==> flow/design.v <==
module alu_unit(
    input wire [3:0] alu_operand1,  
    input wire [3:0] alu_operand2,  
    input wire [2:0] alu_op,        
    output reg [3:0] alu_result,    
    output reg zero_flag,           
    output reg negative_flag,       
    output reg carry_flag,          
    output reg overflow_flag        
);
    always @(*) begin
        alu_result = 4'h0;
        zero_flag = 1'b0;
        negative_flag = 1'b0;
        carry_flag = 1'b0;
        overflow_flag = 1'b0;
        case (alu_op)
            3'b000: begin  
                alu_result = alu_operand1 + alu_operand2;
                carry_flag = (alu_operand1 + alu_operand2) > 4'b1111;  
                overflow_flag = ((!alu_operand1[3] && !alu_operand2[3] && alu_result[3]) || (alu_operand1[3] && alu_operand2[3] && !alu_result[3]));  
            end
            3'b001: begin  
                alu_result = alu_operand1 - alu_operand2;
                carry_flag = (alu_operand1 >= alu_operand2);  
                overflow_flag = ((alu_operand1[3] && !alu_operand2[3] && !alu_result[3]) || (!alu_operand1[3] && alu_operand2[3] && alu_result[3]));  
            end
            3'b010: begin  
                alu_result = alu_operand1 & alu_operand2;
            end
            3'b011: begin  
                alu_result = alu_operand1 | alu_operand2;
            end
            3'b100: begin  
                alu_result = alu_operand1 ^ alu_operand2;
            end
            3'b101: begin  
                alu_result = ($signed(alu_operand1) < $signed(alu_operand2)) ? 4'h1 : 4'h0;
            end
            default: begin
                alu_result = 4'h0;  
            end
        endcase
        if (alu_result == 4'h0)
            zero_flag = 1'b1;
        if (alu_result[3] == 1'b1)  
            negative_flag = 1'b1;
    end
endmodule
module archon_hazard_override_unit (
    input wire                 clk,  
    input wire                 rst_n,  
    input wire [7:0]           internal_entropy_score_val,  
    input wire [15:0]          chaos_score_val,             
    input wire                 anomaly_detected_val,        
    input wire [7:0]           branch_miss_rate_tracker,    
    input wire [7:0]           cache_miss_rate_tracker,     
    input wire [7:0]           exec_pressure_tracker,       
    input wire [1:0]           ml_predicted_action,  
    input wire [20:0]          scaled_flush_threshold,      
    input wire [20:0]          scaled_stall_threshold,      
    output reg                override_flush_sig,          
    output reg                override_stall_sig,          
    output reg [1:0]          hazard_detected_level        
);
    reg [3:0] W_entropy;  
    reg [3:0] W_chaos;  
    reg [3:0] W_branch;  
    reg [3:0] W_cache;  
    reg [3:0] W_exec;  
    wire [11:0] weighted_entropy_score;    
    wire [19:0] weighted_chaos_score;      
    wire [11:0] weighted_branch_miss_score;  
    wire [11:0] weighted_cache_miss_score;   
    wire [11:0] weighted_exec_pressure_score;  
    wire [20:0] total_combined_hazard_score;  
    always @(*) begin
        case (ml_predicted_action)
            2'b00: begin  
                W_entropy = 4'd8;    
                W_chaos   = 4'd7;
                W_branch  = 4'd5;    
                W_cache   = 4'd6;
                W_exec    = 4'd4;    
            end
            2'b01: begin  
                W_entropy = 4'd10;  
                W_chaos   = 4'd9;
                W_branch  = 4'd7;    
                W_cache   = 4'd8;
                W_exec    = 4'd3;    
            end
            2'b10: begin  
                W_entropy = 4'd12;  
                W_chaos   = 4'd11;
                W_branch  = 4'd9;    
                W_cache   = 4'd10;
                W_exec    = 4'd2;    
            end
            2'b11: begin  
                W_entropy = 4'd15;  
                W_chaos   = 4'd15;  
                W_branch  = 4'd13;  
                W_cache    = 4'd14;  
                W_exec    = 4'd1;    
            end
            default: begin  
                W_entropy = 4'd8; W_chaos = 4'd7; W_branch = 4'd5; W_cache = 4'd6; W_exec = 4'd4;
            end
        endcase
    end
    assign weighted_entropy_score   = internal_entropy_score_val * W_entropy;
    assign weighted_chaos_score     = chaos_score_val * W_chaos;
    assign weighted_branch_miss_score = branch_miss_rate_tracker * W_branch;
    assign weighted_cache_miss_score    = cache_miss_rate_tracker * W_cache;  
    assign weighted_exec_pressure_score = exec_pressure_tracker * W_exec;
    assign total_combined_hazard_score =
        weighted_entropy_score +
        weighted_chaos_score +
        weighted_branch_miss_score +
        weighted_cache_miss_score +
        weighted_exec_pressure_score;
    always @(*) begin
        override_flush_sig = 1'b0;  
        override_stall_sig = 1'b0;  
        hazard_detected_level = 2'b00;  
        if (anomaly_detected_val) begin
            override_flush_sig = 1'b1;
            hazard_detected_level = 2'b11;  
        end else begin
            if (total_combined_hazard_score > scaled_flush_threshold) begin
                override_flush_sig = 1'b1;
                hazard_detected_level = 2'b10;  
            end else if (total_combined_hazard_score > scaled_stall_threshold) begin
                override_stall_sig = 1'b1;
                hazard_detected_level = 2'b01;  
            end else begin
                override_flush_sig = 1'b0;
                override_stall_sig = 1'b0;
                hazard_detected_level = 2'b00;  
            end
        end
    end
endmodule
module branch_target_buffer(
    input wire clk,
    input wire reset,
    input wire [3:0] pc_in,              
    input wire [3:0] branch_resolved_pc,  
    input wire branch_resolved_pc_valid,  
    input wire [3:0] branch_resolved_target_pc,  
    input wire branch_resolved_taken,  
    output wire [3:0] predicted_next_pc,  
    output wire predicted_taken          
);
    reg [4:0] btb_table [0:15];  
    integer i;  
    assign predicted_next_pc = btb_table[pc_in][3:0];
    assign predicted_taken = btb_table[pc_in][4];
    always @(posedge clk or posedge reset) begin
        if (reset) begin
            for (i = 0; i < 16; i = i + 1) begin  
                btb_table[i] <= 5'b0_0000;
            end
        end else begin
            if (branch_resolved_pc_valid) begin
                btb_table[branch_resolved_pc] <= {branch_resolved_taken, branch_resolved_target_pc};
            end
        end
    end
endmodule
module chaos_detector(
    input wire clk,
    input wire reset,
    input wire branch_mispredicted,  
    input wire [3:0] mem_access_addr,  
    input wire [3:0] data_mem_read_data,  
    output reg [15:0] chaos_score_out  
);
    always @(posedge clk or posedge reset) begin
        if (reset) begin
            chaos_score_out <= 16'h0000;
        end else begin
            if (branch_mispredicted) begin
                chaos_score_out <= chaos_score_out + 16'h0100;  
            end
            if (mem_access_addr == 4'hF && data_mem_read_data == 4'h5) begin  
                chaos_score_out <= chaos_score_out + 16'h0050;
            end
            if (chaos_score_out > 16'h0000) begin
                chaos_score_out <= chaos_score_out - 16'h0001;
            end
        end
    end
endmodule
module data_mem(
    input wire clk,              
    input wire reset,            
    input wire mem_write_enable,  
    input wire mem_read_enable,   
    input wire [3:0] addr,        
    input wire [3:0] write_data,  
    output reg [3:0] read_data    
);
    reg [3:0] dmem [0:15];  
    integer i;  
    always @(posedge clk or posedge reset) begin
        if (reset) begin
            for (i = 0; i < 16; i = i + 1) begin
                dmem[i] <= 4'h0;
            end
        end else if (mem_write_enable) begin
            dmem[addr] <= write_data;
        end
    end
    always @(posedge clk or posedge reset) begin
        if (reset) begin
            read_data <= 4'h0;
        end else if (mem_read_enable) begin
            read_data <= dmem[addr];
        end
    end
endmodule
module entropy_trigger_decoder(
    input wire [7:0] entropy_in,     
    output reg [1:0] signal_class    
);
    parameter THRESHOLD_LOW_TO_MID = 8'd85;      
    parameter THRESHOLD_MID_TO_CRITICAL = 8'd170;  
    always @(*) begin
        if (entropy_in <= THRESHOLD_LOW_TO_MID) begin
            signal_class = 2'b00;  
        end else if (entropy_in <= THRESHOLD_MID_TO_CRITICAL) begin
            signal_class = 2'b01;  
        end else begin
            signal_class = 2'b10;  
        end
    end
endmodule
module fsm_entropy_overlay (
    input wire clk,
    input wire rst_n,  
    input wire [1:0] ml_predicted_action,     
    input wire [7:0] internal_entropy_score,  
    input wire internal_hazard_flag,          
    input wire [1:0] classified_entropy_level,  
    input wire [2:0] instr_type,              
    input wire analog_lock_override,          
    input wire analog_flush_override,         
    input wire quantum_override_signal,       
    input wire shock_detected_in,             
    input wire [1:0] mission_profile_in,        
    input wire override_authentication_valid_in,  
    input wire [7:0] entropy_threshold_fsm_in,  
    output reg [1:0] fsm_state,               
    output reg [7:0] entropy_log_out,         
    output reg [2:0] instr_type_log_out       
);
    localparam STATE_NORMAL    = 2'b00;  
    localparam STATE_STALL     = 2'b01;  
    localparam STATE_FLUSH     = 2'b10;  
    localparam STATE_LOCK      = 2'b11;  
    localparam ML_OK    = 2'b00;  
    localparam ML_STALL = 2'b01;  
    localparam ML_FLUSH = 2'b10;  
    localparam ML_LOCK  = 2'b11;  
    localparam ENTROPY_LOW      = 2'b00;  
    localparam ENTROPY_MID      = 2'b01;  
    localparam ENTROPY_CRITICAL = 2'b10;  
    localparam INSTR_TYPE_ALU    = 3'b000;  
    localparam INSTR_TYPE_LOAD   = 3'b001;  
    localparam INSTR_TYPE_STORE  = 3'b010;  
    localparam INSTR_TYPE_BRANCH = 3'b011;  
    localparam INSTR_TYPE_JUMP   = 3'b100;  
    localparam INSTR_TYPE_OTHER  = 3'b111;  
    localparam MISSION_NORMAL     = 2'b00;
    localparam MISSION_HIGH_THREAT= 2'b01;
    localparam MISSION_DIAGNOSTIC = 2'b10;
    reg [1:0] current_state, next_state;
    always @(posedge clk or negedge rst_n) begin
        if (!rst_n) begin
            current_state <= STATE_NORMAL;
            entropy_log_out <= 8'h00;
            instr_type_log_out <= INSTR_TYPE_OTHER;
        end else begin
            current_state <= next_state;
            entropy_log_out <= internal_entropy_score;
            instr_type_log_out <= instr_type;
        end
    end
    always @(*) begin
        next_state = current_state;
        if (quantum_override_signal) begin
            next_state = STATE_LOCK;
        end
        else if (override_authentication_valid_in && analog_lock_override) begin
            next_state = STATE_LOCK;
        end
        else if (override_authentication_valid_in && analog_flush_override) begin
            next_state = STATE_FLUSH;
        end
        else if (shock_detected_in) begin
            if (current_state == STATE_STALL || current_state == STATE_FLUSH) begin
                next_state = STATE_LOCK;
            end else begin  
                next_state = STATE_FLUSH;
            end
        end
        else begin
            case (current_state)
                STATE_NORMAL: begin
                    case (ml_predicted_action)
                        ML_STALL: next_state = STATE_STALL;
                        ML_FLUSH: next_state = STATE_FLUSH;
                        ML_LOCK:  next_state = STATE_LOCK;
                        default: begin  
                            if (internal_hazard_flag) begin
                                next_state = STATE_STALL;  
                            end
                            else if (classified_entropy_level == ENTROPY_CRITICAL) begin
                                if (mission_profile_in == MISSION_HIGH_THREAT) begin
                                    next_state = STATE_LOCK;  
                                end else begin
                                    next_state = STATE_FLUSH;
                                end
                            end
                            else if (internal_entropy_score > entropy_threshold_fsm_in) begin  
                                if (mission_profile_in == MISSION_HIGH_THREAT) begin
                                    next_state = STATE_FLUSH;  
                                end else begin
                                    next_state = STATE_STALL;  
                                end
                            end
                            else if (classified_entropy_level == ENTROPY_MID) begin
                                case (instr_type)
                                    INSTR_TYPE_BRANCH, INSTR_TYPE_JUMP: next_state = STATE_STALL;
                                    INSTR_TYPE_LOAD, INSTR_TYPE_STORE: begin
                                        if (mission_profile_in == MISSION_HIGH_THREAT) begin
                                            next_state = STATE_FLUSH;  
                                        end else begin
                                            next_state = STATE_STALL;
                                        end
                                    end
                                    default: next_state = STATE_NORMAL;  
                                endcase
                            end
                        end
                    endcase
                end
                STATE_STALL: begin
                    case (ml_predicted_action)
                        ML_FLUSH: next_state = STATE_FLUSH;
                        ML_LOCK:  next_state = STATE_LOCK;
                        default: begin  
                            if (ml_predicted_action == ML_OK &&
                                !internal_hazard_flag &&
                                classified_entropy_level == ENTROPY_LOW &&
                                internal_entropy_score <= entropy_threshold_fsm_in) begin
                                next_state = STATE_NORMAL;  
                            end
                        end
                    endcase
                end
                STATE_FLUSH: begin
                    case (ml_predicted_action)
                        ML_LOCK: next_state = STATE_LOCK;
                        default: begin  
                            if (ml_predicted_action == ML_OK &&
                                !internal_hazard_flag &&
                                classified_entropy_level == ENTROPY_LOW &&
                                internal_entropy_score <= entropy_threshold_fsm_in) begin
                                next_state = STATE_NORMAL;  
                            end
                            else if (ml_predicted_action == ML_STALL) begin
                                next_state = STATE_STALL;
                            end
                        end
                    endcase
                end
                STATE_LOCK: begin
                    if (!quantum_override_signal &&
                        !(override_authentication_valid_in && analog_lock_override) &&  
                        !shock_detected_in &&  
                        ml_predicted_action != ML_LOCK &&  
                        !internal_hazard_flag &&  
                        classified_entropy_level != ENTROPY_CRITICAL &&  
                        internal_entropy_score <= entropy_threshold_fsm_in) begin  
                        next_state = STATE_NORMAL;  
                    end else begin
                        next_state = STATE_LOCK;  
                    end
                end
                default:
                    next_state = STATE_NORMAL;  
            endcase
        end
    end
    always @(*) begin  
        fsm_state = current_state;
    end
endmodule
module instruction_ram(
    input wire clk,              
    input wire reset,            
    input wire [3:0] pc_in,      
    output wire [15:0] instr_opcode  
);
    reg [15:0] rom_data;
    always @(*) begin
        case (pc_in)
            4'd0: rom_data = 16'h1234;
            4'd1: rom_data = 16'h2452;
            4'd2: rom_data = 16'h3678;
            4'd3: rom_data = 16'h4891;
            4'd4: rom_data = 16'h5ABA;
            4'd5: rom_data = 16'h6CDE;
            4'd6: rom_data = 16'h7F01;
            4'd7: rom_data = 16'h8002;
            4'd8: rom_data = 16'h9123;
            default: rom_data = 16'h0000;
        endcase
    end
    assign instr_opcode = rom_data;
endmodule
module pattern_detector(
    input clk,
    input reset,
    input wire zero_flag_current,
    input wire negative_flag_current,
    input wire carry_flag_current,
    input wire overflow_flag_current,
    output wire anomaly_detected_out  
);
    parameter HISTORY_DEPTH = 3;  
    reg [HISTORY_DEPTH-1:0] zero_flag_history;
    reg [HISTORY_DEPTH-1:0] negative_flag_history;
    reg [HISTORY_DEPTH-1:0] carry_flag_history;
    reg [HISTORY_DEPTH-1:0] overflow_flag_history;
    always @(posedge clk or posedge reset) begin
        if (reset) begin
            zero_flag_history <= 'b0;
            negative_flag_history <= 'b0;
            carry_flag_history <= 'b0;
            overflow_flag_history <= 'b0;
        end else begin
            zero_flag_history <= {zero_flag_history[HISTORY_DEPTH-2:0], zero_flag_current};
            negative_flag_history <= {negative_flag_history[HISTORY_DEPTH-2:0], negative_flag_current};
            carry_flag_history <= {carry_flag_history[HISTORY_DEPTH-2:0], carry_flag_current};
            overflow_flag_history <= {overflow_flag_history[HISTORY_DEPTH-2:0], overflow_flag_current};
        end
    end
    wire pattern1_match;
    wire pattern2_match;
    assign pattern1_match = (!zero_flag_history[2]) && (negative_flag_history[1]) && (carry_flag_history[0]);
    assign pattern2_match = (carry_flag_history[2]) && (!overflow_flag_history[1]) && (!zero_flag_history[0]);
    assign anomaly_detected_out = pattern1_match || pattern2_match;
endmodule
module quantum_entropy_detector(
    input wire clk,
    input wire reset,
    input wire [3:0] instr_opcode,  
    input wire [3:0] alu_result,    
    input wire zero_flag,           
    output reg [7:0] entropy_score_out  
);
    always @(posedge clk or posedge reset) begin
        if (reset) begin
            entropy_score_out <= 8'h00;
        end else begin
            if (instr_opcode != 4'h9) begin  
                if (alu_result == 4'h0 && !zero_flag) begin  
                    entropy_score_out <= entropy_score_out + 8'h10;  
                end else if (entropy_score_out < 8'hFF) begin  
                    entropy_score_out <= entropy_score_out + 8'h01;
                end
            end else begin
                if (entropy_score_out > 8'h00)
                    entropy_score_out <= entropy_score_out - 8'h01;
            end
        end
    end
endmodule
module register_file(
    input wire clk,              
    input wire reset,            
    input wire regfile_write_enable,  
    input wire [2:0] write_addr,  
    input wire [3:0] write_data,  
    input wire [2:0] read_addr1,  
    input wire [2:0] read_addr2,  
    output wire [3:0] read_data1,  
    output wire [3:0] read_data2   
);
    reg [3:0] registers [0:7];
    integer i;  
    always @(posedge clk or posedge reset) begin
        if (reset) begin
            for (i = 0; i < 8; i = i + 1) begin  
                registers[i] <= 4'h0;
            end
        end else if (regfile_write_enable) begin
            if (write_addr != 3'b000) begin
                registers[write_addr] <= write_data;
            end
        end
    end
    assign read_data1 = (read_addr1 == 3'b000) ? 4'h0 : registers[read_addr1];  
    assign read_data2 = (read_addr2 == 3'b000) ? 4'h0 : registers[read_addr2];  
endmodule
module entropy_shock_filter (
    input wire clk,
    input wire reset,  
    input wire [7:0] analog_entropy_in,  
    output reg shock_detected
);
reg [7:0] prev_sample;  
reg [7:0] delta;        
parameter [7:0] THRESHOLD = 8'd20;  
always @(posedge clk or posedge reset) begin
    if (reset) begin
        prev_sample <= 8'd0;
        delta <= 8'd0;
        shock_detected <= 1'b0;
    end else begin
        if (analog_entropy_in > prev_sample) begin
            delta <= analog_entropy_in - prev_sample;
        end else begin
            delta <= prev_sample - analog_entropy_in;
        end
        prev_sample <= analog_entropy_in;
        if (delta > THRESHOLD) begin
            shock_detected <= 1'b1;
        end else begin
            shock_detected <= 1'b0;
        end
    end
end
endmodule
module trigger_authorizer (
    input wire clk,                   
    input wire rst_n,                 
    input wire [7:0] entropy_score,   
    input wire analog_spike_detected, 
    input wire ml_risk_flag,          
    input wire manual_lock,           
    output wire enable_fire            
);
    localparam [2:0]  
        IDLE            = 3'b000,  
        CHECK           = 3'b001,  
        READY_TO_FIRE   = 3'b010,  
        LOCKED          = 3'b011,  
        FORCED_ABORT    = 3'b100;  
    reg [2:0] current_state;  
    reg [2:0] next_state;     
    localparam ENTROPY_FIRE_THRESHOLD = 8'd100;  
    reg enable_fire_pulse_reg;
    always @(posedge clk or negedge rst_n) begin
        if (!rst_n) begin
            current_state <= IDLE;
            enable_fire_pulse_reg <= 1'b0;
        end else begin
            current_state <= next_state;
            if (next_state == READY_TO_FIRE && current_state != READY_TO_FIRE) begin
                enable_fire_pulse_reg <= 1'b1;  
            end else begin
                enable_fire_pulse_reg <= 1'b0;  
            end
        end
    end
    always @(*) begin
        next_state = current_state;
        if (manual_lock) begin
            next_state = LOCKED;  
        end
        else if (analog_spike_detected || ml_risk_flag || (entropy_score >= ENTROPY_FIRE_THRESHOLD)) begin
            next_state = FORCED_ABORT;  
        end
        else begin
            case (current_state)
                IDLE: begin
                    next_state = CHECK;
                end
                CHECK: begin
                    if (!analog_spike_detected && !ml_risk_flag && (entropy_score < ENTROPY_FIRE_THRESHOLD) && !manual_lock) begin
                        next_state = READY_TO_FIRE;  
                    end else begin
                        next_state = IDLE;
                    end
                end
                READY_TO_FIRE: begin
                    next_state = IDLE;
                end
                LOCKED: begin
                    next_state = LOCKED;  
                end
                FORCED_ABORT: begin
                    next_state = FORCED_ABORT;  
                end
                default: begin
                    next_state = IDLE;
                end
            endcase
        end
    end
    assign enable_fire = enable_fire_pulse_reg;
endmodule
module pipeline_cpu(
    input wire clk,
    input wire reset,  
    input wire [15:0] external_entropy_in,  
    input wire [7:0] analog_entropy_raw_in,  
    input wire [1:0] ml_predicted_action,  
    input wire ml_risk_flag_in,          
    input wire manual_lock_in,           
    input wire internal_hazard_flag_for_fsm,  
    input wire analog_lock_override_in,   
    input wire analog_flush_override_in,  
    input wire quantum_override_signal_in,  
    input wire [1:0] mission_profile_in,         
    input wire override_authentication_valid_in,  
    input wire [7:0] entropy_threshold_fsm_in,   
    output wire [3:0] debug_pc,          
    output wire [15:0] debug_instr,       
    output wire debug_stall,             
    output wire debug_flush,             
    output wire debug_lock,              
    output wire [7:0] debug_fsm_entropy_log,  
    output wire [2:0] debug_fsm_instr_type_log,  
    output wire debug_hazard_flag,       
    output wire [1:0] debug_fsm_state,   
    output wire debug_shock_detected,    
    output wire [1:0] debug_classified_entropy,  
    output wire enable_fire_pulse_out     
);
    wire rst_n = ~reset;
    reg [3:0] pc_reg;
    wire [15:0] if_instr;
    wire [3:0] if_pc_plus_1;
    reg [3:0] next_pc;
    reg [3:0] if_id_pc_plus_1_reg;
    reg [15:0] if_id_instr_reg;
    wire [3:0] id_pc_plus_1;
    wire [15:0] id_instr;
    wire [3:0] id_operand1;
    wire [3:0] id_operand2;
    wire [2:0] id_rs1_addr;
    wire [2:0] id_rs2_addr;
    wire [2:0] id_rd_addr;
    reg [2:0] id_alu_op;
    wire [3:0] id_immediate;
    wire id_reg_write_enable;
    wire id_mem_read_enable;
    wire id_mem_write_enable;
    wire id_is_branch_inst;
    wire id_is_jump_inst;
    wire [3:0] id_branch_target;
    reg [2:0] instr_type_to_fsm_comb;
    reg [2:0] instr_type_to_fsm_reg;     
    wire [3:0] ex_opcode_from_ex_stage;  
    reg [3:0] id_ex_pc_plus_1_reg;
    reg [3:0] id_ex_operand1_reg;
    reg [3:0] id_ex_operand2_reg;
    reg [2:0] id_ex_rd_addr_reg;
    reg [2:0] id_ex_alu_op_reg;
    reg id_ex_reg_write_enable_reg;
    reg id_ex_mem_read_enable_reg;
    reg id_ex_mem_write_enable_reg;
    reg id_ex_is_branch_inst_reg;
    reg id_ex_is_jump_inst_reg;
    reg [3:0] id_ex_branch_target_reg;
    reg [15:0] id_ex_instr_reg;
    reg [3:0] id_ex_branch_pc_reg;
    wire [3:0] ex_alu_operand1;
    wire [3:0] ex_alu_operand2;
    wire [3:0] ex_alu_result;
    wire ex_zero_flag;
    wire ex_negative_flag;
    wire ex_carry_flag;
    wire ex_overflow_flag;
    wire [2:0] ex_rd_addr;
    wire ex_reg_write_enable;
    wire ex_mem_read_enable;
    wire ex_mem_write_enable;
    wire ex_is_branch_inst;
    wire ex_is_jump_inst;
    wire [3:0] ex_branch_target;
    wire [3:0] ex_branch_pc;
    reg [3:0] ex_mem_alu_result_reg;
    reg [3:0] ex_mem_mem_write_data_reg;
    reg [2:0] ex_mem_rd_addr_reg;
    reg ex_mem_reg_write_enable_reg;
    reg ex_mem_mem_read_enable_reg;
    reg ex_mem_mem_write_enable_reg;
    reg ex_mem_zero_flag_reg;
    reg ex_mem_is_branch_inst_reg;
    reg ex_mem_is_jump_inst_reg;
    reg [3:0] ex_mem_pc_plus_1_reg;
    reg [3:0] ex_mem_branch_target_reg;
    reg [3:0] ex_mem_branch_pc_reg;
    wire [3:0] mem_read_data;
    wire [3:0] mem_alu_result;
    wire [2:0] mem_rd_addr;
    wire mem_reg_write_enable;
    wire mem_mem_read_enable;
    wire mem_mem_write_enable;
    wire [3:0] mem_mem_addr;
    wire branch_actual_taken;
    wire branch_mispredicted_local;
    reg branch_mispredicted;
    wire [3:0] branch_resolved_pc;
    wire [3:0] branch_resolved_target_pc;
    reg [3:0] mem_wb_write_data_reg;
    reg [2:0] mem_wb_rd_addr_reg;
    reg mem_wb_reg_write_enable_reg;
    wire [3:0] wb_write_data;
    wire [2:0] wb_rd_addr;
    wire wb_reg_write_enable;
    wire pipeline_stall;
    wire pipeline_flush;
    reg [7:0] exec_pressure_counter;
    reg [7:0] cache_miss_rate_dummy;  
    wire aho_override_flush_req;
    wire aho_override_stall_req;
    wire [1:0] aho_hazard_level;
    wire new_fsm_internal_hazard_flag;
    wire [1:0] new_fsm_control_signal;
    wire [7:0] new_fsm_entropy_log;
    wire [2:0] new_fsm_instr_type_log;
    wire shock_detected_internal;  
    localparam AHO_SCALED_FLUSH_THRESH = 21'd1000000;  
    localparam AHO_SCALED_STALL_THRESH = 21'd500000;   
    wire [1:0] classified_entropy_level_wire;  
    wire [7:0] debug_branch_miss_rate;
    reg [7:0] branch_miss_rate_counter;
    wire pd_anomaly_detected_out;
    wire pd_reset;  
    wire trigger_enable_fire_internal;
    instruction_ram i_imem (
        .clk(clk),
        .reset(reset),
        .pc_in(pc_reg),
        .instr_opcode(if_instr)
    );
    register_file i_regfile (
        .clk(clk),
        .reset(reset),
        .regfile_write_enable(wb_reg_write_enable),
        .write_addr(wb_rd_addr),
        .write_data(wb_write_data),
        .read_addr1(id_rs1_addr),
        .read_addr2(id_rs2_addr),
        .read_data1(id_operand1),
        .read_data2(id_operand2)
    );
    alu_unit i_alu (
        .alu_operand1(ex_alu_operand1),
        .alu_operand2(ex_alu_operand2),
        .alu_op(id_ex_alu_op_reg),
        .alu_result(ex_alu_result),
        .zero_flag(ex_zero_flag),
        .negative_flag(ex_negative_flag),
        .carry_flag(ex_carry_flag),
        .overflow_flag(ex_overflow_flag)
    );
    data_mem i_dmem (
        .clk(clk),
        .reset(reset),
        .mem_write_enable(mem_mem_write_enable),
        .mem_read_enable(mem_mem_read_enable),
        .addr(mem_mem_addr),
        .write_data(ex_mem_mem_write_data_reg),
        .read_data(mem_read_data)
    );
    wire [3:0] if_btb_predicted_next_pc;
    wire if_btb_predicted_taken;
    branch_target_buffer i_btb (
        .clk(clk),
        .reset(reset),
        .pc_in(pc_reg),
        .branch_resolved_pc(branch_resolved_pc),
        .branch_resolved_pc_valid(ex_mem_is_branch_inst_reg || ex_mem_is_jump_inst_reg),
        .branch_resolved_target_pc(branch_resolved_target_pc),
        .branch_resolved_taken(branch_actual_taken),
        .predicted_next_pc(if_btb_predicted_next_pc),
        .predicted_taken(if_btb_predicted_taken)
    );
    wire [3:0] qed_instr_opcode_input;
    assign qed_instr_opcode_input = id_ex_instr_reg[15:12];
    wire qed_reset = reset;
    wire [7:0] qed_entropy_score_out;  
    quantum_entropy_detector i_qed (
        .clk(clk),
        .reset(qed_reset),
        .instr_opcode(qed_instr_opcode_input),
        .alu_result(ex_alu_result),
        .zero_flag(ex_zero_flag),
        .entropy_score_out(qed_entropy_score_out)
    );
    wire cd_reset = reset;
    wire [15:0] cd_chaos_score_out;
    chaos_detector i_chaos_detector (
        .clk(clk),
        .reset(cd_reset),
        .branch_mispredicted(branch_mispredicted),
        .mem_access_addr(mem_mem_addr),
        .data_mem_read_data(mem_read_data),
        .chaos_score_out(cd_chaos_score_out)
    );
    assign pd_reset = reset;  
    pattern_detector i_pattern_detector (
        .clk(clk),
        .reset(pd_reset),
        .zero_flag_current(ex_zero_flag),
        .negative_flag_current(ex_negative_flag),
        .carry_flag_current(ex_carry_flag),
        .overflow_flag_current(ex_overflow_flag),
        .anomaly_detected_out(pd_anomaly_detected_out)
    );
    entropy_shock_filter u_entropy_shock_filter (
        .clk(clk),
        .reset(reset),
        .analog_entropy_in(analog_entropy_raw_in),
        .shock_detected(shock_detected_internal)  
    );
    always @(posedge clk or posedge reset) begin
        if (reset) begin
            branch_miss_rate_counter <= 8'h0;
        end else begin
            if (~pipeline_stall && ~pipeline_flush) begin
                if (branch_mispredicted) begin
                    if (branch_miss_rate_counter < 8'hFF) begin
                        branch_miss_rate_counter <= branch_miss_rate_counter + 8'h1;
                    end
                end else begin  
                    if (branch_miss_rate_counter > 8'h0) begin
                        branch_miss_rate_counter <= branch_miss_rate_counter - 8'h1;
                    end
                end  
            end
        end
    end
    assign debug_branch_miss_rate = branch_miss_rate_counter;
    archon_hazard_override_unit i_aho (
        .clk(clk),
        .rst_n(rst_n),
        .internal_entropy_score_val(qed_entropy_score_out),
        .chaos_score_val(cd_chaos_score_out),
        .anomaly_detected_val(pd_anomaly_detected_out),
        .branch_miss_rate_tracker(debug_branch_miss_rate),
        .cache_miss_rate_tracker(cache_miss_rate_dummy),
        .exec_pressure_tracker(exec_pressure_counter),
        .ml_predicted_action(ml_predicted_action),  
        .scaled_flush_threshold(AHO_SCALED_FLUSH_THRESH),
        .scaled_stall_threshold(AHO_SCALED_STALL_THRESH),
        .override_flush_sig(aho_override_flush_req),
        .override_stall_sig(aho_override_stall_req),
        .hazard_detected_level(aho_hazard_level)
    );
    entropy_trigger_decoder i_entropy_decoder (
        .entropy_in(analog_entropy_raw_in),  
        .signal_class(classified_entropy_level_wire)
    );
    assign ex_opcode_from_ex_stage = id_ex_instr_reg[15:12];
    always @(*) begin
        case (ex_opcode_from_ex_stage)
            4'h1, 4'h2, 4'h3, 4'h6: instr_type_to_fsm_comb = 3'b000;  
            4'h4:                   instr_type_to_fsm_comb = 3'b001;  
            4'h5:                   instr_type_to_fsm_comb = 3'b010;  
            4'h7:                   instr_type_to_fsm_comb = 3'b011;  
            4'h8:                   instr_type_to_fsm_comb = 3'b100;  
            default:                instr_type_to_fsm_comb = 3'b111;  
        endcase
    end
    always @(posedge clk or posedge reset) begin
        if (reset) begin
            instr_type_to_fsm_reg <= 3'b111;  
        end else begin
            if (~pipeline_stall && ~pipeline_flush) begin
                instr_type_to_fsm_reg <= instr_type_to_fsm_comb;
            end
        end
    end
    assign new_fsm_internal_hazard_flag = aho_override_flush_req || aho_override_stall_req || internal_hazard_flag_for_fsm;
    fsm_entropy_overlay i_entropy_fsm (
        .clk(clk),
        .rst_n(rst_n),
        .ml_predicted_action(ml_predicted_action),  
        .internal_entropy_score(qed_entropy_score_out),
        .internal_hazard_flag(new_fsm_internal_hazard_flag),
        .classified_entropy_level(classified_entropy_level_wire),
        .instr_type(instr_type_to_fsm_reg),
        .analog_lock_override(analog_lock_override_in),
        .analog_flush_override(analog_flush_override_in),
        .quantum_override_signal(quantum_override_signal_in),
        .shock_detected_in(shock_detected_internal),  
        .mission_profile_in(mission_profile_in),
        .override_authentication_valid_in(override_authentication_valid_in),
        .entropy_threshold_fsm_in(entropy_threshold_fsm_in),
        .fsm_state(new_fsm_control_signal),
        .entropy_log_out(new_fsm_entropy_log),
        .instr_type_log_out(new_fsm_instr_type_log)
    );
    trigger_authorizer i_trigger_authorizer (
        .clk(clk),
        .rst_n(rst_n),
        .entropy_score(qed_entropy_score_out),  
        .analog_spike_detected(shock_detected_internal),  
        .ml_risk_flag(ml_risk_flag_in),          
        .manual_lock(manual_lock_in),            
        .enable_fire(trigger_enable_fire_internal)  
    );
    assign enable_fire_pulse_out = trigger_enable_fire_internal;
    wire entropy_ctrl_stall;
    wire entropy_ctrl_flush;
    assign entropy_ctrl_stall = 1'b0;
    assign entropy_ctrl_flush = 1'b0;
    assign pipeline_flush = (new_fsm_control_signal == 2'b10) ||  
                            (new_fsm_control_signal == 2'b11) ||  
                            entropy_ctrl_flush;                    
    assign pipeline_stall = (new_fsm_control_signal == 2'b01) ||  
                            (new_fsm_control_signal == 2'b11) ||  
                            entropy_ctrl_stall;                    
    always @(posedge clk or posedge reset) begin
        if (reset) begin
            exec_pressure_counter <= 8'h0;
            cache_miss_rate_dummy <= 8'h0;
        end else begin
            if (pipeline_flush) begin
                exec_pressure_counter <= 8'h0;
                cache_miss_rate_dummy <= 8'h0;
            end else if (~pipeline_stall) begin
                if (id_ex_instr_reg[15:12] != 4'h9) begin  
                    if (exec_pressure_counter < 8'hFF) begin
                        exec_pressure_counter <= exec_pressure_counter + 8'h1;
                    end
                end else begin  
                    if (exec_pressure_counter > 8'h0) begin
                        exec_pressure_counter <= exec_pressure_counter - 8'h1;
                    end
                end  
                if (cache_miss_rate_dummy < 8'hFF && (exec_pressure_counter % 5 == 0)) begin
                    cache_miss_rate_dummy <= cache_miss_rate_dummy + 8'h1;
                end else if (cache_miss_rate_dummy > 8'h0 && (exec_pressure_counter % 7 == 0)) begin
                    cache_miss_rate_dummy <= cache_miss_rate_dummy - 8'h1;
                end
            end
        end
    end
    assign if_pc_plus_1 = pc_reg + 4'b0001;
    always @(posedge clk or posedge reset) begin
        if (reset) begin
            pc_reg <= 4'h0;
        end else begin
            if (pipeline_flush) begin
                pc_reg <= 4'h0;
            end else if (pipeline_stall) begin
                pc_reg <= pc_reg;
            end else begin  
                pc_reg <= next_pc;
            end  
        end
    end
    always @(*) begin
        next_pc = if_pc_plus_1;
        if (ex_mem_is_jump_inst_reg) begin
            next_pc = ex_mem_branch_target_reg;
        end else if (ex_mem_is_branch_inst_reg) begin
            if (branch_actual_taken) begin
                next_pc = ex_mem_branch_target_reg;
            end else begin  
                next_pc = ex_mem_pc_plus_1_reg;
            end  
        end else if (if_btb_predicted_taken) begin
            next_pc = if_btb_predicted_next_pc;
        end
    end
    always @(posedge clk or posedge reset) begin
        if (reset) begin
            if_id_pc_plus_1_reg <= 4'h0;
            if_id_instr_reg <= 16'h0000;
        end else begin
            if (~pipeline_flush && ~pipeline_stall) begin
                if_id_pc_plus_1_reg <= if_pc_plus_1;
                if_id_instr_reg <= if_instr;
            end
        end
    end
    assign id_pc_plus_1 = if_id_pc_plus_1_reg;
    assign id_instr = if_id_instr_reg;
    wire [3:0] id_opcode = id_instr[15:12];
    assign id_rd_addr = id_instr[11:9];
    assign id_rs1_addr = id_instr[8:6];
    assign id_rs2_addr = id_instr[5:3];
    assign id_immediate = {1'b0, id_instr[2:0]};
    assign id_reg_write_enable = (id_opcode == 4'h1 || id_opcode == 4'h2 || id_opcode == 4'h3 ||
                                  id_opcode == 4'h4 || id_opcode == 4'h6 || id_opcode == 4'h0);
    assign id_mem_read_enable  = (id_opcode == 4'h4);
    assign id_mem_write_enable = (id_opcode == 4'h5);
    assign id_is_branch_inst   = (id_opcode == 4'h7);
    assign id_is_jump_inst     = (id_opcode == 4'h8);
    assign id_branch_target     = id_instr[3:0];
    always @(*) begin
        case (id_opcode)
            4'h1: id_alu_op = 3'b000;  
            4'h2: id_alu_op = 3'b000;  
            4'h3: id_alu_op = 3'b001;  
            4'h4: id_alu_op = 3'b000;  
            4'h5: id_alu_op = 3'b000;  
            4'h6: id_alu_op = 3'b100;  
            4'h7: id_alu_op = 3'b001;  
            default: id_alu_op = 3'b000;  
        endcase
    end
    wire ex_mem_writes_to_rs1_id = ex_mem_reg_write_enable_reg && (ex_mem_rd_addr_reg == id_rs1_addr);
    wire ex_mem_writes_to_rs2_id = ex_mem_reg_write_enable_reg && (ex_mem_rd_addr_reg == id_rs2_addr);
    wire mem_wb_writes_to_rs1_id = mem_wb_reg_write_enable_reg && (mem_wb_rd_addr_reg == id_rs1_addr);
    wire mem_wb_writes_to_rs2_id = mem_wb_reg_write_enable_reg && (mem_wb_rd_addr_reg == id_rs2_addr);
    wire [3:0] forward_operand1 = (ex_mem_writes_to_rs1_id && (id_rs1_addr != 3'b000)) ? ex_mem_alu_result_reg :
                                  (mem_wb_writes_to_rs1_id && (id_rs1_addr != 3'b000)) ? mem_wb_write_data_reg :
                                  id_operand1;
    wire [3:0] forward_operand2 = (ex_mem_writes_to_rs2_id && (id_rs2_addr != 3'b000)) ? ex_mem_alu_result_reg :
                                  (mem_wb_writes_to_rs2_id && (id_rs2_addr != 3'b000)) ? mem_wb_write_data_reg :
                                  id_operand2;
    always @(posedge clk or posedge reset) begin
        if (reset) begin
            id_ex_pc_plus_1_reg <= 4'h0;
            id_ex_operand1_reg <= 4'h0;
            id_ex_operand2_reg <= 4'h0;
            id_ex_rd_addr_reg <= 3'h0;
            id_ex_alu_op_reg <= 3'h0;
            id_ex_reg_write_enable_reg <= 1'b0;
            id_ex_mem_read_enable_reg <= 1'b0;
            id_ex_mem_write_enable_reg <= 1'b0;
            id_ex_is_branch_inst_reg <= 1'b0;
            id_ex_is_jump_inst_reg <= 1'b0;
            id_ex_branch_target_reg <= 4'h0;
            id_ex_instr_reg <= 16'h0000;
            id_ex_branch_pc_reg <= 4'h0;
        end else begin
            if (~pipeline_flush && ~pipeline_stall) begin
                id_ex_pc_plus_1_reg <= id_pc_plus_1;
                id_ex_operand1_reg <= forward_operand1;
                id_ex_operand2_reg <= (id_opcode == 4'h2 || id_opcode == 4'h4 || id_opcode == 4'h5) ? id_immediate : forward_operand2;
                id_ex_rd_addr_reg <= id_rd_addr;
                id_ex_alu_op_reg <= id_alu_op;
                id_ex_reg_write_enable_reg <= id_reg_write_enable;
                id_ex_mem_read_enable_reg <= id_mem_read_enable;
                id_ex_mem_write_enable_reg <= id_mem_write_enable;
                id_ex_is_branch_inst_reg <= id_is_branch_inst;
                id_ex_is_jump_inst_reg <= id_is_jump_inst;
                id_ex_branch_target_reg <= id_branch_target;
                id_ex_instr_reg <= id_instr;
                id_ex_branch_pc_reg <= id_pc_plus_1 - 4'h1;
            end
        end
    end
    assign ex_alu_operand1 = id_ex_operand1_reg;
    assign ex_alu_operand2 = id_ex_operand2_reg;
    assign ex_rd_addr = id_ex_rd_addr_reg;
    assign ex_reg_write_enable = id_ex_reg_write_enable_reg;
    assign ex_mem_read_enable = id_ex_mem_read_enable_reg;
    assign ex_mem_write_enable = id_ex_mem_write_enable_reg;
    assign ex_is_branch_inst = id_ex_is_branch_inst_reg;
    assign ex_is_jump_inst = id_ex_is_jump_inst_reg;
    assign ex_branch_target = id_ex_branch_target_reg;
    assign ex_branch_pc = id_ex_branch_pc_reg;
    wire [3:0] actual_branch_target_calc;
    assign actual_branch_target_calc = ex_branch_pc + ex_branch_target;
    always @(posedge clk or posedge reset) begin
        if (reset) begin
            ex_mem_alu_result_reg       <= 4'h0;
            ex_mem_mem_write_data_reg   <= 4'h0;
            ex_mem_rd_addr_reg          <= 3'h0;
            ex_mem_reg_write_enable_reg <= 1'b0;
            ex_mem_mem_read_enable_reg  <= 1'b0;
            ex_mem_mem_write_enable_reg <= 1'b0;
            ex_mem_zero_flag_reg        <= 1'b0;
            ex_mem_is_branch_inst_reg   <= 1'b0;
            ex_mem_is_jump_inst_reg     <= 1'b0;
            ex_mem_pc_plus_1_reg        <= 4'h0;
            ex_mem_branch_target_reg    <= 4'h0;
            ex_mem_branch_pc_reg        <= 4'h0;
        end else begin
            if (~pipeline_flush && ~pipeline_stall) begin
                ex_mem_alu_result_reg       <= ex_alu_result;
                ex_mem_mem_write_data_reg   <= ex_alu_operand2;
                ex_mem_rd_addr_reg          <= ex_rd_addr;
                ex_mem_reg_write_enable_reg <= ex_reg_write_enable;
                ex_mem_mem_read_enable_reg  <= ex_mem_read_enable;
                ex_mem_mem_write_enable_reg <= ex_mem_write_enable;
                ex_mem_zero_flag_reg        <= ex_zero_flag;
                ex_mem_is_branch_inst_reg   <= ex_is_branch_inst;
                ex_mem_is_jump_inst_reg     <= ex_is_jump_inst;
                ex_mem_pc_plus_1_reg        <= id_ex_pc_plus_1_reg;
                ex_mem_branch_target_reg    <= actual_branch_target_calc;
                ex_mem_branch_pc_reg        <= ex_branch_pc;
            end
        end
    end
    assign mem_alu_result = ex_mem_alu_result_reg;
    assign mem_rd_addr = ex_mem_rd_addr_reg;
    assign mem_reg_write_enable = ex_mem_reg_write_enable_reg;
    assign mem_mem_read_enable = ex_mem_mem_read_enable_reg;
    assign mem_mem_write_enable = ex_mem_mem_write_enable_reg;
    assign mem_mem_addr = ex_mem_alu_result_reg;
    assign branch_actual_taken = ex_mem_is_branch_inst_reg && ex_mem_zero_flag_reg;
    assign branch_resolved_pc = ex_mem_branch_pc_reg;
    assign branch_resolved_target_pc = ex_mem_branch_target_reg;
    assign branch_mispredicted_local =
        (ex_mem_is_branch_inst_reg || ex_mem_is_jump_inst_reg) ?
            (ex_mem_is_branch_inst_reg ?
                ((if_btb_predicted_taken != branch_actual_taken) ||
                 (branch_actual_taken && (if_btb_predicted_next_pc != branch_resolved_target_pc))) :
                (ex_mem_is_jump_inst_reg && (if_btb_predicted_next_pc != branch_resolved_target_pc))) : 1'b0;
    always @(posedge clk or posedge reset) begin
        if (reset) begin
            branch_mispredicted <= 1'b0;
        end else begin
            if (~pipeline_stall && ~pipeline_flush) begin
                branch_mispredicted <= branch_mispredicted_local;
            end
        end
    end
    always @(posedge clk or posedge reset) begin
        if (reset) begin
            mem_wb_write_data_reg <= 4'h0;
            mem_wb_rd_addr_reg <= 3'h0;
            mem_wb_reg_write_enable_reg <= 1'b0;
        end else begin
            if (~pipeline_flush && ~pipeline_stall) begin
                if (mem_mem_read_enable) begin
                    mem_wb_write_data_reg <= mem_read_data;
                end else begin  
                    mem_wb_write_data_reg <= mem_alu_result;
                end  
                mem_wb_rd_addr_reg <= mem_rd_addr;
                mem_wb_reg_write_enable_reg <= mem_reg_write_enable;
            end
        end
    end
    assign wb_write_data = mem_wb_write_data_reg;
    assign wb_rd_addr = mem_wb_rd_addr_reg;
    assign wb_reg_write_enable = mem_wb_reg_write_enable_reg;
    assign debug_pc = pc_reg;
    assign debug_instr = if_instr;
    assign debug_stall = pipeline_stall;
    assign debug_flush = pipeline_flush;
    assign debug_lock = (new_fsm_control_signal == 2'b11);
    assign debug_fsm_entropy_log = new_fsm_entropy_log;
    assign debug_fsm_instr_type_log = new_fsm_instr_type_log;
    assign debug_hazard_flag = new_fsm_internal_hazard_flag;
    assign debug_fsm_state = new_fsm_control_signal;
    assign debug_shock_detected = shock_detected_internal;
    assign debug_classified_entropy = classified_entropy_level_wire;
endmodule
module archon_top (
    input wire clk,
    input wire reset,  
    input wire [15:0] external_entropy_in,  
    input wire [7:0] analog_entropy_raw,    
    input wire [1:0] ml_predicted_action,  
    input wire ml_risk_flag_top,           
    input wire manual_lock_top,            
    input wire analog_lock_override,
    input wire analog_flush_override,
    input wire quantum_override_signal,  
    input wire [1:0] mission_profile,          
    input wire override_authentication_valid,  
    input wire [7:0] entropy_threshold_fsm,    
    output wire [3:0] cpu_debug_pc,
    output wire [15:0] cpu_debug_instr,
    output wire cpu_debug_stall,
    output wire cpu_debug_flush,
    output wire cpu_debug_lock,
    output wire [7:0] cpu_debug_fsm_entropy_log,
    output wire [2:0] cpu_debug_fsm_instr_type_log,
    output wire cpu_debug_hazard_flag,
    output wire [1:0] cpu_debug_fsm_state,
    output wire cpu_debug_shock_detected,
    output wire [1:0] cpu_debug_classified_entropy,
    output wire system_enable_fire_pulse  
);
    wire archon_top_internal_hazard_to_cpu = 1'b0;  
    pipeline_cpu u_pipeline_cpu (
        .clk(clk),
        .reset(reset),
        .external_entropy_in(external_entropy_in),
        .analog_entropy_raw_in(analog_entropy_raw),
        .ml_predicted_action(ml_predicted_action),  
        .ml_risk_flag_in(ml_risk_flag_top),
        .manual_lock_in(manual_lock_top),
        .internal_hazard_flag_for_fsm(archon_top_internal_hazard_to_cpu),
        .analog_lock_override_in(analog_lock_override),
        .analog_flush_override_in(analog_flush_override),
        .quantum_override_signal_in(quantum_override_signal),
        .mission_profile_in(mission_profile),
        .override_authentication_valid_in(override_authentication_valid),
        .entropy_threshold_fsm_in(entropy_threshold_fsm),
        .debug_pc(cpu_debug_pc),
        .debug_instr(cpu_debug_instr),
        .debug_stall(cpu_debug_stall),
        .debug_flush(cpu_debug_flush),
        .debug_lock(cpu_debug_lock),
        .debug_fsm_entropy_log(cpu_debug_fsm_entropy_log),
        .debug_fsm_instr_type_log(cpu_debug_fsm_instr_type_log),
        .debug_hazard_flag(cpu_debug_hazard_flag),
        .debug_fsm_state(cpu_debug_fsm_state),
        .debug_shock_detected(cpu_debug_shock_detected),
        .debug_classified_entropy(cpu_debug_classified_entropy),
        .enable_fire_pulse_out(system_enable_fire_pulse)
    );
endmodule
Appendix: tool output

Step by step through the tools: archon_top
Tool output for the design above before and after an edit, in the order of the flow. "original" refers to lines of the RTL above, "edited" to lines of the edited file. "change" is "edited" less "original", of the values as shown; "rel. change" is that difference over "original", in percent. Operators: Yosys type, input widths -> output width; for muxes data width and select width s. Library cell names are shortened. Not given: n/a

Design top: archon_top. Clock: clk. Cell library: sky130hd. Corner: tt_025C_1v80.

Diff
Unified diff, file above to edited file. This change comes from a script, not from a designer. The edited design behaves differently; no optimisation was intended.

```diff
@@ -384,5 +384,5 @@
                         ml_predicted_action != ML_LOCK &&  
                         !internal_hazard_flag &&  
-                        classified_entropy_level != ENTROPY_CRITICAL &&  
+                        classified_entropy_level != ENTROPY_CRITICAL ||  
                         internal_entropy_score <= entropy_threshold_fsm_in) begin  
                         next_state = STATE_NORMAL;  
```

Word-level counts
Source: Yosys, flattened and elaborated. Widths are those after wreduce. Registers that Yosys merges into a memory's read port (data or address) are not register bits. Print and check cells do not count. Equal cells are merged and count once. Memory sizes are those after Yosys's memory passes, which may raise the word count (mostly to a power of two), join words into wider ones and drop unused or constant bits.

Operators by class: add/subtract/negate cells (original 23, edited 23, change 0, rel. change 0.00%); multipliers (original 5, edited 5, change 0, rel. change 0.00%); div/mod/pow operators (original 2, edited 2, change 0, rel. change 0.00%); order comparisons (original 22, edited 22, change 0, rel. change 0.00%); equality and inequality tests (original 114, edited 114, change 0, rel. change 0.00%); shifts and indexed selects (original 0, edited 0, change 0); muxes and demuxes (original 85, edited 85, change 0, rel. change 0.00%); bitwise logic cells (original 5, edited 5, change 0, rel. change 0.00%); reductions and logical operators (original 144, edited 144, change 0, rel. change 0.00%).

Operator list: $logic_and 1x1->1 (original 43, edited 42, change -1, rel. change -2.33%); $logic_or 1x1->1 (original 18, edited 19, change +1, rel. change +5.56%).

Unchanged operator kinds not shown: 81.

Word-level totals: bits in registers (original 377, edited 377, change 0, rel. change 0.00%); bits in latches (original 0, edited 0, change 0); RAM bits (original 0, edited 0, change 0); memory bits (read-only) (original 304, edited 304, change 0, rel. change 0.00%); clocked read ports x word width (original 3, edited 3, change 0, rel. change 0.00%); memories kept (original 2, edited 2, change 0, rel. change 0.00%); output and inout port bits (original 41, edited 41, change 0, rel. change 0.00%); word-level cells (original 491, edited 491, change 0, rel. change 0.00%).

Memory list: shape (words x width / read and write ports) (original 16 x 16 bit 1R0W; 16 x 3 bit 1R0W, edited 16 x 16 bit 1R0W; 16 x 3 bit 1R0W).

Depth
Longest topological path by Yosys (ltp), each cell counted once; first at word level (registers and memories cut), then after technology mapping (sequential cells cut; the memories' decode and read muxes count).

Depth: depth in word-level cells (original 23, edited 23, change 0, rel. change 0.00%); ABC_AREA (original 0, edited 0); mapped depth (original 35, edited 33, change -2, rel. change -5.71%); gate-level depth less buffers (original 31, edited 31, change 0, rel. change 0.00%).

Netlist
Yosys stat after the flow's synthesis: flattened, memories mapped to cells. It holds for the ABC_AREA given above (unset counts as 0); a run with the other value may have another netlist.

Mapped netlist: cells in the netlist (original 2799, edited 2797, change -2, rel. change -0.07%); chip area (Yosys) (um^2) (original 27679.0, edited 27527.7, change -151.3, rel. change -0.55%); sequential area (um^2) (original 9168.8, edited 9168.8, change 0.0, rel. change 0.00%); flip-flop cells (original 366, edited 366, change 0, rel. change 0.00%); buffers (original 133, edited 142, change +9, rel. change +6.77%).

Cell types: o211ai_1 (original 27, edited 11, change -16, rel. change -59.26%); a21oi_1 (original 130, edited 143, change +13, rel. change +10.00%); inv_1 (original 282, edited 270, change -12, rel. change -4.26%); nor2_1 (original 173, edited 185, change +12, rel. change +6.94%); buf_1 (original 13, edited 25, change +12, rel. change +92.31%); a211oi_1 (original 13, edited 23, change +10, rel. change +76.92%); mux2_2 (original 225, edited 234, change +9, rel. change +4.00%); nand3_1 (original 50, edited 42, change -8, rel. change -16.00%); mux2i_1 (original 45, edited 37, change -8, rel. change -17.78%); o22ai_1 (original 25, edited 17, change -8, rel. change -32.00%); a22o_1 (original 15, edited 7, change -8, rel. change -53.33%); nand2b_1 (original 69, edited 76, change +7, rel. change +10.14%); nor3_1 (original 41, edited 48, change +7, rel. change +17.07%); a31oi_1 (original 25, edited 18, change -7, rel. change -28.00%); mux2_4 (original 0, edited 7, change +7); a221oi_1 (original 16, edited 22, change +6, rel. change +37.50%); nor4_1 (original 13, edited 19, change +6, rel. change +46.15%); xnor2_1 (original 58, edited 63, change +5, rel. change +8.62%).

Unchanged cell types not shown: 19. The list need not be complete. The figures by module come from a second, unflattened synthesis with its own total; it is not the netlist above.

Unflattened totals: cells (unflattened synthesis) (original 3187, edited 3182, change -5, rel. change -0.16%); area total of the unflattened synthesis (um^2) (original 30434.2, edited 30370.4, change -63.8, rel. change -0.21%).

Each row is one instance without its submodules.

Modules, original: pipeline_cpu (instances 1, cells 1021, area 8516.9 um^2, sequential area 3081.7 um^2); archon_hazard_override_unit (instances 1, cells 866, area 7578.5 um^2, sequential area 0.0 um^2); (no name shown) (instances 1, cells 329, area 3993.8 um^2, sequential area 2001.9 um^2); data_mem (instances 1, cells 255, area 3231.8 um^2, sequential area 1701.6 um^2); register_file (instances 1, cells 146, area 1645.3 um^2, sequential area 700.7 um^2); entropy_shock_filter (instances 1, cells 109, area 1122.3 um^2, sequential area 425.4 um^2); fsm_entropy_overlay (instances 1, cells 104, area 1007.2 um^2, sequential area 329.1 um^2); chaos_detector (instances 1, cells 91, area 978.4 um^2, sequential area 400.4 um^2); quantum_entropy_detector (instances 1, cells 81, area 719.4 um^2, sequential area 200.2 um^2); alu_unit (instances 1, cells 89, area 674.4 um^2, sequential area 0.0 um^2); instruction_ram (instances 1, cells 50, area 351.6 um^2, sequential area 0.0 um^2); pattern_detector (instances 1, cells 14, area 270.3 um^2, sequential area 250.2 um^2); trigger_authorizer (instances 1, cells 19, area 264.0 um^2, sequential area 151.4 um^2); entropy_trigger_decoder (instances 1, cells 12, area 76.3 um^2, sequential area 0.0 um^2); archon_top (instances 1, cells 1, area 3.8 um^2, sequential area 0.0 um^2).

Modules, edited: pipeline_cpu (instances 1, cells 1021, area 8516.9 um^2, sequential area 3081.7 um^2); archon_hazard_override_unit (instances 1, cells 866, area 7578.5 um^2, sequential area 0.0 um^2); (no name shown) (instances 1, cells 329, area 3993.8 um^2, sequential area 2001.9 um^2); data_mem (instances 1, cells 255, area 3231.8 um^2, sequential area 1701.6 um^2); register_file (instances 1, cells 146, area 1645.3 um^2, sequential area 700.7 um^2); entropy_shock_filter (instances 1, cells 109, area 1122.3 um^2, sequential area 425.4 um^2); chaos_detector (instances 1, cells 91, area 978.4 um^2, sequential area 400.4 um^2); fsm_entropy_overlay (instances 1, cells 99, area 943.4 um^2, sequential area 329.1 um^2); quantum_entropy_detector (instances 1, cells 81, area 719.4 um^2, sequential area 200.2 um^2); alu_unit (instances 1, cells 89, area 674.4 um^2, sequential area 0.0 um^2); instruction_ram (instances 1, cells 50, area 351.6 um^2, sequential area 0.0 um^2); pattern_detector (instances 1, cells 14, area 270.3 um^2, sequential area 250.2 um^2); trigger_authorizer (instances 1, cells 19, area 264.0 um^2, sequential area 151.4 um^2); entropy_trigger_decoder (instances 1, cells 12, area 76.3 um^2, sequential area 0.0 um^2); archon_top (instances 1, cells 1, area 3.8 um^2, sequential area 0.0 um^2).

Worst setup path after synthesis
OpenSTA on the mapped netlist: ideal clock, no wires. The path of least setup slack (recovery checks aside). Input and output delay are each 20% of the period. Register names are those of the netlist, which keeps one name where synthesis merged equal registers.

Timing path post-synthesis: path kind (original input-to-output, edited input-to-output); start (original in ml_predicted_action[0], edited in ml_predicted_action[0]); end (original out cpu_debug_hazard_flag, edited out cpu_debug_hazard_flag); clock period (ps) (original 20000, edited 20000, change 0, rel. change 0.00%); external input delay (ps) (original 4000, edited 4000, change 0, rel. change 0.00%); external output delay (ps) (original 4000, edited 4000, change 0, rel. change 0.00%); launch time at the first pin (ps) (original 4000, edited 4000, change 0, rel. change 0.00%); arrival (ps) (original 11586, edited 11691, change +105, rel. change +0.91%); data required time (ps) (original 16000, edited 16000, change 0, rel. change 0.00%); setup slack (ps) (original 4414, edited 4309, change -105); delay of the path (ps) (original 7586, edited 7691, change +105, rel. change +1.38%); stages on the path (original 26, edited 27, change +1, rel. change +3.85%); path buffers (original 3, edited 3, change 0, rel. change 0.00%); synthesis period reached (ps) (original 15586, edited 15691, change +105, rel. change +0.67%).

"delay of the path" is the arrival time less input delay plus setup time. At an output port there is no setup time. "stages on the path" counts driving pins, that of a launching flip-flop among them; a cell with two outputs on the path counts twice. "synthesis period reached" = period - worst setup slack (recovery checks aside). The figure is calculated, with input and output delays left at 20% of the set period. The rows between start and end are the longest chain of elaborated cells between them; the timing report does not say that the signal goes this way. Where chains are equally long, one stands for them. A line is the first line of the expression or statement that the cell stems from. Yosys adds cells for indexed reads and writes and turns some case tables into memories.

On the way, post-synthesis, original:
Cell sequence: clkbuf_1 clkinv_1 ha_1 clkbuf_1 or2_2 clkbuf_1 nand2_1 fa_1 fa_1 fa_1 inv_1 fa_1 fa_1 fa_1 inv_1 fa_1 inv_1 ha_1 a21o_1 a211oi_2 o21a_1 xnor2_1 or4_1 o41a_1 a41oi_2 inv_1. Under length of the longest elaborated chain stands 12. Under elaborated cells between the ends (all ways) stands 26. Those cells by class: add/sub: 4; mul: 5; compare: 2; eq/ne: 3; mux: 10; reduce/logical: 2.

Ends and longest elaborated chain, post-synthesis, original: from (decl) (line 1162) `input wire [1:0] ml_predicted_action,`; $eq 2x2->1 (line 78) `case (ml_predicted_action)`; $pmux 4 s4 (line 78); $mul 8x4->12 (line 112); $add 12x20->21 (line 118); $add 21x12->21 x3 (line 118); $gt 21x19->1 (line 134); $mux 1 (line 134); $mux 1 (line 131); $mux 1 (line 127) `if (anomaly_detected_val) begin`; $logic_or 1x1->1 (line 884) `assign new_fsm_internal_hazard_flag = aho_override_flush_req || aho_override_stall_req || internal_hazard_flag ...`; to (decl) (line 1178) `output wire cpu_debug_hazard_flag,`.

On the way, post-synthesis, edited:
Cell sequence: clkbuf_1 clkinv_1 ha_1 or2_2 clkbuf_1 clkbuf_1 nand2_1 fa_1 fa_1 fa_1 inv_1 fa_1 fa_1 fa_1 inv_1 fa_1 inv_1 ha_1 a21o_1 a211o_1 a31o_2 or3b_1 a211oi_1 o211a_1 a221oi_1 nor4_1 inv_1. Under length of the longest elaborated chain stands 12. Under elaborated cells between the ends (all ways) stands 26. Those cells by class: add/sub: 4; mul: 5; compare: 2; eq/ne: 3; mux: 10; reduce/logical: 2.

Ends and longest elaborated chain, post-synthesis, edited: from (decl) (line 1162) `input wire [1:0] ml_predicted_action,`; $eq 2x2->1 (line 78) `case (ml_predicted_action)`; $pmux 4 s4 (line 78); $mul 8x4->12 (line 112); $add 12x20->21 (line 118); $add 21x12->21 x3 (line 118); $gt 21x19->1 (line 134); $mux 1 (line 134); $mux 1 (line 131); $mux 1 (line 127) `if (anomaly_detected_val) begin`; $logic_or 1x1->1 (line 884) `assign new_fsm_internal_hazard_flag = aho_override_flush_req || aho_override_stall_req || internal_hazard_flag ...`; to (decl) (line 1178) `output wire cpu_debug_hazard_flag,`.

Path in the finished layout
From the final timing report of each run of pair 1: the path of least setup slack in the routed layout; clock arrival at registers is part of the times. The report prints the path's times to 10 ps; the period is as set.

Timing path post-layout: path kind (original input-to-output, edited input-to-output); start (original in ml_predicted_action[0], edited in ml_predicted_action[0]); end (original out cpu_debug_hazard_flag, edited out cpu_debug_hazard_flag); clock period (ps) (original 20000, edited 20000, change 0, rel. change 0.00%); external input delay (ps) (original 4000, edited 4000, change 0, rel. change 0.00%); external output delay (ps) (original 4000, edited 4000, change 0, rel. change 0.00%); launch time at the first pin (ps) (original 4000, edited 4000, change 0, rel. change 0.00%); arrival (ps) (original 13640, edited 13680, change +40, rel. change +0.29%); data required time (ps) (original 16000, edited 16000, change 0, rel. change 0.00%); setup slack (ps) (original 2360, edited 2320, change -40); stages on the path (original 24, edited 26, change +2, rel. change +8.33%); path buffers (original 2, edited 2, change 0, rel. change 0.00%).

The rows between start and end are the longest chain of elaborated cells between them; the timing report does not say that the signal goes this way. Where chains are equally long, one stands for them.

On the way, post-layout, original:
Cell sequence: clkdlybuf4s50_1 clkinv_1 ha_1 nand2b_1 fa_1 fa_1 fa_1 inv_1 fa_1 fa_1 fa_1 inv_1 fa_1 inv_1 ha_1 a21o_1 a211oi_2 o21a_1 xnor2_1 or4_1 o41a_1 a41oi_2 inv_1 clkdlybuf4s50_1. Under length of the longest elaborated chain stands 12. Under elaborated cells between the ends (all ways) stands 26. Those cells by class: add/sub: 4; mul: 5; compare: 2; eq/ne: 3; mux: 10; reduce/logical: 2.

Ends and longest elaborated chain, post-layout, original: from (decl) (line 1162) `input wire [1:0] ml_predicted_action,`; $eq 2x2->1 (line 78) `case (ml_predicted_action)`; $pmux 4 s4 (line 78); $mul 8x4->12 (line 112); $add 12x20->21 (line 118); $add 21x12->21 x3 (line 118); $gt 21x19->1 (line 134); $mux 1 (line 134); $mux 1 (line 131); $mux 1 (line 127) `if (anomaly_detected_val) begin`; $logic_or 1x1->1 (line 884) `assign new_fsm_internal_hazard_flag = aho_override_flush_req || aho_override_stall_req || internal_hazard_flag ...`; to (decl) (line 1178) `output wire cpu_debug_hazard_flag,`.

On the way, post-layout, edited:
Cell sequence: clkdlybuf4s50_1 clkinv_1 ha_1 nand2b_1 fa_1 fa_1 fa_1 inv_1 fa_1 fa_1 fa_1 inv_1 fa_1 inv_1 ha_1 a21o_1 a21o_1 a21oi_1 o21ai_0 or3b_1 a211oi_1 o211a_1 a221oi_1 nor4_1 inv_1 clkdlybuf4s50_1. Under length of the longest elaborated chain stands 12. Under elaborated cells between the ends (all ways) stands 26. Those cells by class: add/sub: 4; mul: 5; compare: 2; eq/ne: 3; mux: 10; reduce/logical: 2.

Ends and longest elaborated chain, post-layout, edited: from (decl) (line 1162) `input wire [1:0] ml_predicted_action,`; $eq 2x2->1 (line 78) `case (ml_predicted_action)`; $pmux 4 s4 (line 78); $mul 8x4->12 (line 112); $add 12x20->21 (line 118); $add 21x12->21 x3 (line 118); $gt 21x19->1 (line 134); $mux 1 (line 134); $mux 1 (line 131); $mux 1 (line 127) `if (anomaly_detected_val) begin`; $logic_or 1x1->1 (line 884) `assign new_fsm_internal_hazard_flag = aho_override_flush_req || aho_override_stall_req || internal_hazard_flag ...`; to (decl) (line 1178) `output wire cpu_debug_hazard_flag,`.

Layout results
Runs of the flow (Yosys, OpenROAD) on both versions; the two runs of a pair have the same settings. The constraints put input and output delay at 20% of the set period each and load the outputs with 0.01 pF.

Flow settings, pair 1:
CORE_UTILIZATION: 40. The entry for period_ns reads 20.0. The entry for CAP_MARGIN reads 20. CORE_MARGIN: 2. Under SLEW_MARGIN stands 20.

Measured results, pair 1: area of the synthesized netlist (um^2) (original 27679.0, edited 27527.7, change -151.3, rel. change -0.55%); total die area (um^2) (original 71318.4, edited 70934.3, change -384.1, rel. change -0.54%); utilization (%) (original 44.8, edited 44.6, change -0.2); worst setup slack after layout (ps) (original 2355, edited 2317, change -38); overall power (uW) (original 2203, edited 5830, change +3627, rel. change +164.64%); period reached (ps) (original 17645, edited 17683, change +38, rel. change +0.22%).

Flow settings, pair 2:
Under CELL_PAD_IN_SITES_DETAIL_PLACEMENT stands 1. CORE_UTILIZATION: 26. Under GPL_TIMING_DRIVEN stands 0. The entry for PLACE_DENSITY_LB_ADDON reads 0.16. The entry for period_ns reads 13.7. The entry for CAP_MARGIN reads 20. CORE_MARGIN: 2. Under SLEW_MARGIN stands 20.

Measured results, pair 2: area of the synthesized netlist (um^2) (original 27679.0, edited 27527.7, change -151.3, rel. change -0.55%); total die area (um^2) (original 109085.0, edited 108494.0, change -591.0, rel. change -0.54%); utilization (%) (original 30.5, edited 30.3, change -0.2); worst setup slack after layout (ps) (original 331, edited 282, change -49); overall power (uW) (original 3495, edited 8933, change +5438, rel. change +155.59%); period reached (ps) (original 13369, edited 13418, change +49, rel. change +0.37%).

"period reached" means the clock period less the worst setup slack. The figure is calculated, with input and output delays left at 20% of the set period. "overall power": no workload was simulated; the value follows from the tool's default switching activity.
